==> flow/design.v <==
`timescale 1ns/1ps   
module fp_arithmetic_sequence_generator (
    input wire clk,                   
    input wire rst_n,                 
    input wire activate,              
    input wire [31:0] a1,             
    input wire [31:0] d,              
    input wire [31:0] n,              
    input wire [31:0] saddr,          
    output reg done,                  
    output reg [31:0] mem_addr,       
    output reg [31:0] mem_wdata,      
    output reg mem_write,             
    input wire mem_ready              
);
    localparam IDLE = 3'b000;        
    localparam INIT = 3'b001;        
    localparam LOAD_ADD = 3'b010;    
    localparam WAIT_ADD = 3'b011;    
    localparam MEM_WRITE = 3'b100;   
    localparam WAIT_MEM = 3'b101;    
    localparam UPDATE = 3'b110;      
    localparam FINISH = 3'b111;      
    reg [2:0] state;                 
    reg [31:0] counter;              
    reg [31:0] current_term;         
    reg [31:0] add_a, add_b;        
    reg add_start;                   
    wire [31:0] add_result;          
    wire add_done;                   
    fp_adder fp_add_inst (
        .clk(clk),
        .rst_n(rst_n),
        .a(add_a),
        .b(add_b),
        .start(add_start),
        .result(add_result),
        .done(add_done)
    );
    always @(posedge clk or negedge rst_n) begin
        if (!rst_n) begin
            state <= IDLE;
            counter <= 32'b0;
            current_term <= 32'b0;
            done <= 1'b0;
            add_start <= 1'b0;
            add_a <= 32'b0;
            add_b <= 32'b0;
            mem_addr <= 32'b0;
            mem_wdata <= 32'b0;
            mem_write <= 1'b0;
        end else begin
            add_start <= 1'b0;
            mem_write <= 1'b0;
            case (state)
                IDLE: begin
                    counter <= 32'b0;
                    done <= 1'b0;
                    if (activate) begin
                        state <= INIT;   
                    end
                end
                INIT: begin
                    current_term <= a1;          
                    counter <= 32'b0;            
                    mem_addr <= saddr;           
                    if (n == 32'b0)
                        state <= FINISH;         
                    else
                        state <= MEM_WRITE;      
                end
                LOAD_ADD: begin
                    add_a <= current_term;
                    add_b <= d;
                    add_start <= 1'b1;           
                    state <= WAIT_ADD;
                end
                WAIT_ADD: begin
                    if (add_done) begin
                        state <= MEM_WRITE;      
                    end
                end
                MEM_WRITE: begin
                    mem_wdata <= (counter == 0) ? a1 : add_result;
                    mem_write <= 1'b1;           
                    state <= WAIT_MEM;
                end
                WAIT_MEM: begin
                    if (mem_ready) begin
                        mem_addr <= mem_addr + 4;  
                        counter <= counter + 1'b1;  
                        if ((counter + 32'd1) >= n) begin
                            state <= FINISH;
                        end else if (counter == 0) begin
                            current_term <= a1;
                            state <= LOAD_ADD;   
                        end else begin
                            current_term <= add_result;
                            state <= LOAD_ADD;
                        end
                    end
                end
                FINISH: begin
                    done <= 1'b1;               
                    if (!activate) begin
                        state <= IDLE;          
                    end
                end
                default: state <= IDLE;         
            endcase
        end
    end
endmodule
module fp_adder (
    input wire clk,
    input wire rst_n,
    input wire [31:0] a,         
    input wire [31:0] b,         
    input wire start,            
    output reg [31:0] result,    
    output reg done              
);
    reg [31:0] a_reg, b_reg;    
    reg a_sign, b_sign;          
    reg [7:0] a_exp, b_exp;      
    reg [23:0] a_mant, b_mant;   
    reg [7:0] result_exp;        
    reg result_sign;             
    reg [24:0] result_mant;      
    reg [7:0] exp_diff;          
    localparam IDLE = 3'h0;       
    localparam UNPACK = 3'h1;     
    localparam ALIGN = 3'h2;      
    localparam ADD = 3'h3;        
    localparam NORMALIZE = 3'h4;  
    localparam PACK = 3'h5;       
    reg [2:0] state;
    always @(posedge clk or negedge rst_n) begin
        if (!rst_n) begin
            state <= IDLE;
            result <= 32'b0;
            done <= 1'b0;
        end else begin
            done <= 1'b0;   
            case (state)
                IDLE: begin
                    if (start) begin
                        a_reg <= a;   
                        b_reg <= b;
                        state <= UNPACK;
                    end
                end
                UNPACK: begin
                    a_sign <= a_reg[31];
                    a_exp <= a_reg[30:23];
                    a_mant <= {1'b1, a_reg[22:0]};   
                    b_sign <= b_reg[31];
                    b_exp <= b_reg[30:23];
                    b_mant <= {1'b1, b_reg[22:0]};   
                    state <= ALIGN;
                end
                ALIGN: begin
                    if (a_exp > b_exp) begin
                        exp_diff <= a_exp - b_exp;
                        b_mant <= ((a_exp - b_exp) > 24) ? 24'b0 : (b_mant >> (a_exp - b_exp));
                        result_exp <= a_exp;
                    end else begin
                        exp_diff <= b_exp - a_exp;
                        a_mant <= ((b_exp - a_exp) > 24) ? 24'b0 : (a_mant >> (b_exp - a_exp));
                        result_exp <= b_exp;
                    end
                    state <= ADD;
                end
                ADD: begin
                    if (a_sign == b_sign) begin
                        result_mant <= a_mant + b_mant;
                        result_sign <= a_sign;
                    end else begin
                        if (a_mant >= b_mant) begin
                            result_mant <= a_mant - b_mant;
                            result_sign <= a_sign;
                        end else begin
                            result_mant <= b_mant - a_mant;
                            result_sign <= b_sign;
                        end
                    end
                    state <= NORMALIZE;
                end
                NORMALIZE: begin
                    if (result_mant[24]) begin
                        result_mant <= result_mant >> 1;
                        result_exp <= result_exp + 1;
                        state <= PACK;
                    end else if (result_mant[23:0] != 0) begin
                        if (!result_mant[23]) begin
                            result_mant <= result_mant << 1;
                            result_exp <= result_exp - 1;
                        end else begin
                            state <= PACK;
                        end
                    end else begin
                        result_exp <= 8'b0;
                        state <= PACK;
                    end
                end
                PACK: begin
                    result <= {result_sign, result_exp, result_mant[22:0]};
                    done <= 1'b1;   
                    state <= IDLE;
                end
                default: state <= IDLE;   
            endcase
        end
    end
endmodule
# Reports on fp_arithmetic_sequence_generator
# Tool output for the design above before and after an edit, in the order of the flow.
# "orig" refers to lines of the RTL above, "edited" to lines of the edited file.
# "delta" is "edited" less "orig", of the values as shown.
# Operators carry their Yosys type and port widths (W data, S select, Z words).
# Library cell names are shortened.
# Not given: n/a
[setup]
top_module = "fp_arithmetic_sequence_generator"
clock = "clk"
library = "sky130hd"
lib_corner = "tt_025C_1v80"

# Diff
# The edit as a unified diff against the file above.
# The edit is scripted: it alters the design's behaviour and was not made to optimise anything.
# begin of diff
@@ -6,5 +6,5 @@
     input wire [31:0] a1,             
     input wire [31:0] d,              
-    input wire [31:0] n,              
+    input wire [31:0] n_pad,              
     input wire [31:0] saddr,          
     output reg done,                  
@@ -14,4 +14,6 @@
     input wire mem_ready              
 );
+    reg [31:0] n;
+    always @(posedge clk) n <= n_pad;
     localparam IDLE = 3'b000;        
     localparam INIT = 3'b001;        
# end of diff

# Word level
# Source: Yosys, flattened and elaborated, memories not mapped. Widths are those after wreduce. Registers that Yosys merges into a memory's read port (data or address) are not register bits. Print and check cells do not count.
[word_totals]
columns = ["item", "orig", "edited", "delta"]
rows = [
  ["regBits", 398, 430, 32],
  ["input_bits", 132, 132, 0],
  ["out_inout_bits", 66, 66, 0],
]
[op_classes]
columns = ["item", "orig", "edited", "delta"]
rows = [
  ["addsub", 12, 12, 0],
  ["n_cmp", 5, 5, 0],
  ["eq_ne", 24, 24, 0],
  ["shift", 2, 2, 0],
  ["n_mux", 43, 43, 0],
  ["reduce_logical", 26, 26, 0],
]
[ops]
columns = ["operator", "orig", "edited", "delta"]
rows = [
  ["$mux W3", 9, 9, 0],
  ["$ne A2 B2 Y1 const B", 6, 6, 0],
  ["$reduce_and A2 Y1", 6, 6, 0],
  ["$reduce_and A3 Y1", 6, 6, 0],
  ["$reduce_bool A2 Y1", 6, 6, 0],
  ["$eq A3 B3 Y1 const B", 5, 5, 0],
  ["$mux W1", 5, 5, 0],
  ["$mux W24", 5, 5, 0],
  ["$mux W32", 5, 5, 0],
  ["$eq A3 B2 Y1 const B", 4, 4, 0],
  ["$mux W25", 4, 4, 0],
  ["$mux W8", 4, 4, 0],
  ["$pmux W32 S2", 3, 3, 0],
  ["$add A32 B1 Y32 const B", 2, 2, 0],
  ["$eq A3 B1 Y1 const B", 2, 2, 0],
  ["$gt A32 B5 Y1 const B", 2, 2, 0],
  ["$logic_not A3 Y1", 2, 2, 0],
  ["$logic_not A32 Y1", 2, 2, 0],
  ["$ne A2 B1 Y1 const B", 2, 2, 0],
  ["$pmux W24 S2", 2, 2, 0],
  ["$reduce_and A4 Y1", 2, 2, 0],
  ["$shr A24 B8 Y24", 2, 2, 0],
  ["$sub A24 B24 Y25", 2, 2, 0],
  ["$sub A8 B8 Y8", 2, 2, 0],
  ["$sub A8 B8 Y9", 2, 2, 0],
  ["$add A24 B24 Y25", 1, 1, 0],
  ["$add A32 B3 Y32 const B", 1, 1, 0],
  ["$add A8 B1 Y8 const B", 1, 1, 0],
]
# The list need not be complete.

# Logic depth
# Depth = most cells in a row (Yosys ltp): at word level without a register or memory, in the mapped netlist without a sequential cell, where the memories' decode and read muxes count.
[depth]
columns = ["item", "orig", "edited", "delta"]
rows = [
  ["depth_word", 5, 5, 0],
  ["abc_area", "0", "0", "n/a"],
  ["mapped_depth", 19, 21, 2],
  ["ltp_nobuf", 17, 20, 3],
]

# After synthesis
# Source: synth_stat.txt of the flow (Yosys; design flattened, memories mapped). It holds for the ABC_AREA given above (unset counts as 0); a run with the other value may have another netlist.
[types]
columns = ["cell_type", "orig", "edited", "delta"]
rows = [
  ["a21oi_1", 153, 209, 56],
  ["a211oi_1", 34, 89, 55],
  ["or3_1", 43, 10, -33],
  ["dfxtp_1", 0, 32, 32],
  ["a221oi_1", 43, 12, -31],
  ["inv_1", 171, 144, -27],
  ["o21ai_0", 141, 117, -24],
  ["nand3_1", 67, 45, -22],
  ["mux2i_1", 115, 94, -21],
  ["nor2_1", 189, 169, -20],
  ["clkbuf_1", 136, 117, -19],
  ["a31oi_1", 32, 13, -19],
  ["and2_1", 24, 43, 19],
  ["nand4_1", 40, 26, -14],
  ["nand2_1", 171, 158, -13],
  ["o211ai_1", 23, 10, -13],
  ["xor2_1", 21, 34, 13],
  ["o2bb2ai_1", 26, 38, 12],
]
# The list need not be complete.
[synth_totals]
columns = ["item", "orig", "edited", "delta"]
rows = [
  ["mapped_cells", 2580, 2499, -81],
  ["mapped_area_mm2", 0.0253168, 0.0256333, 0.0003165],
  ["ff_cells", 405, 437, 32],
  ["n_buf", 162, 147, -15],
]
# The figures by module come from a second, unflattened synthesis with its own total; it is not the netlist above.
[unflattened]
columns = ["item", "orig", "edited", "delta"]
rows = [
  ["cells_unflattened", 2423, 2449, 26],
  ["area_unflattened_mm2", 0.0249777, 0.0255608, 0.0005831],
]
# Rows give one instance, submodules left out.
[by_module_orig]
columns = ["mod", "instances", "n_cells", "mod_area_mm2", "seq_area_mm2"]
rows = [
  ["fp_adder", 1, 1438, 0.0144739, 0.0059019],
  ["fp_arithmetic_sequence_generator", 1, 985, 0.0105038, 0.0050561],
]
[by_module_edited]
columns = ["mod", "instances", "n_cells", "mod_area_mm2", "seq_area_mm2"]
rows = [
  ["fp_adder", 1, 1438, 0.0144739, 0.0059019],
  ["fp_arithmetic_sequence_generator", 1, 1011, 0.0110869, 0.0056967],
]

# Timing after synthesis
# Path of least setup slack by OpenSTA after synthesis, without wires, with an ideal clock, recovery checks aside; 20% of the period is set as input and as output delay. Where synthesis merged equal registers, the netlist keeps one of their names.
[synth_timing]
columns = ["item", "orig", "edited", "delta"]
rows = [
  ["kind", "input port to flip-flop", "flip-flop to flip-flop", "n/a"],
  ["from", "input port n[17]", "register counter[0]", "n/a"],
  ["to", "register current_term[10]", "register current_term[0]", "n/a"],
  ["clock_period_ns", 12.0, 12.0, 0.0],
  ["input_delay_ns", 2.400, "n/a", "n/a"],
  ["setup_time_ns", 0.141, 0.094, -0.047],
  ["t_first_pin_ns", 2.400, 0.000, -2.400],
  ["arrival_time_ns", 4.489, 4.300, -0.189],
  ["required_time_ns", 11.859, 11.906, 0.047],
  ["setup_slack_ns", 7.370, 7.607, 0.237],
  ["delay_ns", 2.230, 4.394, 2.164],
  ["driving_pins", 12, 21, 9],
  ["period_less_setup_slack_ns", 4.63, 4.393, -0.237],
]
# "delay_ns" = arrival - input delay + setup time.
# "driving_pins" counts driving pins, that of a launching flip-flop among them; a cell with two outputs on the path counts twice.
# "period_less_setup_slack_ns" is the clock period less the worst setup slack; recovery checks do not enter. This is arithmetic on one report: input and output delays are still those of the set period (20% each).
# The rows between start and end are the longest chain of elaborated cells between them; the timing report does not say that the signal goes this way. Where chains are equally long, one stands for them.
# Each line given opens the expression or statement behind the cell; cells for indexed reads and writes are added by Yosys, which also makes memories of some case tables.
# A register here has more assigning lines than the two given.
[synth_between_orig]
path_cell_list = "inv_1 ha_1 a21o_1 a21o_1 a21o_1 a21o_1 a21oi_1 o2111ai_1 o21bai_1 a21boi_1 clkbuf_1 a221oi_1"
elab_chain_cells = 4
cells_between = 6
classes_between = "compare: 1; eq/ne: 1; mux: 3; reduce/logical: 1"
[synth_rtl_orig]
columns = ["item", "line", "rtl"]
rows = [
  ["from (decl)", 8, "input wire [31:0] n,"],
  ["$ge A32 B32 Y1", 92, "if ((counter + 32'd1) >= n) begin"],
  ["$mux W32", 92, ""],
  ["$mux W32", 89, "if (mem_ready) begin"],
  ["$pmux W32 S2", 55, "case (state)"],
  ["to (assign)", 64, "current_term <= a1;"],
  ["to (assign)", 95, "current_term <= a1;"],
  ["to (decl)", 26, "reg [31:0] current_term;"],
]
[synth_between_edited]
path_cell_list = "dfrtp_1 ha_1 nand4_1 nor3_1 and3_1 nand3_1 nor2_1 and2_1 nand4_1 xnor2_1 ha_1 a21o_1 a21o_1 a21o_1 a21oi_1 o21ai_0 o21a_1 a21oi_1 clkbuf_1 a21oi_1 a211oi_1"
elab_chain_cells = 5
cells_between = 9
classes_between = "add/sub: 1; compare: 1; eq/ne: 1; mux: 4; reduce/logical: 2"
[synth_rtl_edited]
columns = ["item", "line", "rtl"]
rows = [
  ["from (decl)", 27, "reg [31:0] counter;"],
  ["from (assign)", 45, "counter <= 32'b0;"],
  ["from (assign)", 93, "counter <= counter + 1'b1;"],
  ["$add A32 B1 Y32", 94, "if ((counter + 32'd1) >= n) begin"],
  ["$ge A32 B32 Y1", 94, ""],
  ["$mux W32", 94, ""],
  ["$mux W32", 91, "if (mem_ready) begin"],
  ["$pmux W32 S2", 57, "case (state)"],
  ["to (assign)", 66, "current_term <= a1;"],
  ["to (assign)", 97, "current_term <= a1;"],
  ["to (decl)", 28, "reg [31:0] current_term;"],
]

# Path in the finished layout
# Path of least setup slack in the final report of the runs of set A (OpenROAD, finished layout, wires in). Where an end is a register, its clock arrival counts in the times.
[layout_timing]
columns = ["item", "orig", "edited", "delta"]
rows = [
  ["kind", "flip-flop to flip-flop", "flip-flop to flip-flop", "n/a"],
  ["from", "register counter[0]", "register counter[0]", "n/a"],
  ["to", "register current_term[5]", "register current_term[8]", "n/a"],
  ["clock_period_ns", 5.32, 5.32, 0.00],
  ["setup_time_ns", 0.11, 0.10, -0.01],
  ["t_first_pin_ns", 0.58, 0.63, 0.05],
  ["arrival_time_ns", 5.15, 5.32, 0.17],
  ["required_time_ns", 5.78, 5.84, 0.06],
  ["setup_slack_ns", 0.63, 0.53, -0.10],
  ["driving_pins", 17, 21, 4],
]
# The rows between start and end are the longest chain of elaborated cells between them; the timing report does not say that the signal goes this way. Where chains are equally long, one stands for them.
# A register here has more assigning lines than the two given.
[layout_between_orig]
path_cell_list = "dfrtp_1 ha_1 nand4_1 or3_1 nor2_1 nand3_1 nor4_1 nand4_1 xnor2_1 ha_1 a21o_1 a21o_1 nor2_2 buf_4 or3_1 o21ai_0 a221oi_1"
elab_chain_cells = 5
cells_between = 9
classes_between = "add/sub: 1; compare: 1; eq/ne: 1; mux: 4; reduce/logical: 2"
[layout_rtl_orig]
columns = ["item", "line", "rtl"]
rows = [
  ["from (decl)", 25, "reg [31:0] counter;"],
  ["from (assign)", 43, "counter <= 32'b0;"],
  ["from (assign)", 91, "counter <= counter + 1'b1;"],
  ["$add A32 B1 Y32", 92, "if ((counter + 32'd1) >= n) begin"],
  ["$ge A32 B32 Y1", 92, ""],
  ["$mux W32", 92, ""],
  ["$mux W32", 89, "if (mem_ready) begin"],
  ["$pmux W32 S2", 55, "case (state)"],
  ["to (assign)", 64, "current_term <= a1;"],
  ["to (assign)", 95, "current_term <= a1;"],
  ["to (decl)", 26, "reg [31:0] current_term;"],
]
[layout_between_edited]
path_cell_list = "dfrtp_1 ha_1 nand4_1 nor3_2 and3_1 nand3_1 nor2_2 and2_1 nand4_1 xnor2_1 ha_1 a21o_1 a21o_1 a21o_1 a21oi_1 o21ai_0 o21a_1 a21oi_2 buf_6 a21oi_1 a211oi_1"
elab_chain_cells = 5
cells_between = 9
classes_between = "add/sub: 1; compare: 1; eq/ne: 1; mux: 4; reduce/logical: 2"
[layout_rtl_edited]
columns = ["item", "line", "rtl"]
rows = [
  ["from (decl)", 27, "reg [31:0] counter;"],
  ["from (assign)", 45, "counter <= 32'b0;"],
  ["from (assign)", 93, "counter <= counter + 1'b1;"],
  ["$add A32 B1 Y32", 94, "if ((counter + 32'd1) >= n) begin"],
  ["$ge A32 B32 Y1", 94, ""],
  ["$mux W32", 94, ""],
  ["$mux W32", 91, "if (mem_ready) begin"],
  ["$pmux W32 S2", 57, "case (state)"],
  ["to (assign)", 66, "current_term <= a1;"],
  ["to (assign)", 97, "current_term <= a1;"],
  ["to (decl)", 28, "reg [31:0] current_term;"],
]

# Flow runs
# Runs of the flow (Yosys, OpenROAD) on both versions; the two runs of a pair have the same settings. The constraints put input and output delay at 20% of the set period each and load the outputs with 0.01 pF.
[settings_set_A]
period_ns = 5.32
CAP_MARGIN = 20
CORE_MARGIN = 2
CORE_UTILIZATION = 40
SLEW_MARGIN = 20
[measured_set_A]
columns = ["item", "orig", "edited", "delta"]
rows = [
  ["yosys.chip_area_mm2", 0.0253168, 0.0256333, 0.0003165],
  ["die_mm2", 0.0653211, 0.0661236, 0.0008025],
  ["final_stdcell_area_mm2", 0.0297047, 0.0300814, 0.0003767],
  ["fin_util_pct", 47.3, 47.6, 0.3],
  ["setup_worst_slack_ns", 0.629, 0.525, -0.104],
  ["total_negative_slack_ns", 0.000, 0.000, 0.000],
  ["final_power_uw", 7510, 8205, 695],
  ["achieved_period_ns", 4.691, 4.795, 0.104],
]
[settings_set_B]
ABC_AREA = 0
CELL_PAD_IN_SITES_DETAIL_PLACEMENT = 1
CELL_PAD_IN_SITES_GLOBAL_PLACEMENT = 1
CORE_ASPECT_RATIO = 1.46
CORE_UTILIZATION = 33
CTS_CLUSTER_SIZE = 14
MAX_ROUTING_LAYER = "met5"
MIN_ROUTING_LAYER = "met1"
SLEW_MARGIN = 15
period_ns = 8.83
CAP_MARGIN = 20
CORE_MARGIN = 2
[measured_set_B]
columns = ["item", "orig", "edited", "delta"]
rows = [
  ["yosys.chip_area_mm2", 0.0253168, 0.0256333, 0.0003165],
  ["die_mm2", 0.0789892, 0.0799627, 0.0009735],
  ["final_stdcell_area_mm2", 0.0297698, 0.0301802, 0.0004104],
  ["fin_util_pct", 39.2, 39.2, 0.0],
  ["setup_worst_slack_ns", 3.622, 3.492, -0.130],
  ["total_negative_slack_ns", 0.000, 0.000, 0.000],
  ["ws_hold_ns", 0.418, 0.417, -0.001],
  ["final_power_uw", 4766, 5004, 238],
  ["achieved_period_ns", 5.208, 5.338, 0.130],
]
# "achieved_period_ns" is the run's clock period less its worst setup slack. It is reckoned from that one timing run; input and output delays stay at 20% of the period that was set.
# By "final_power_uw" is meant OpenSTA's value without simulated activity: inputs other than the clock are taken to toggle once in ten clock periods, and the tool carries that through the logic.
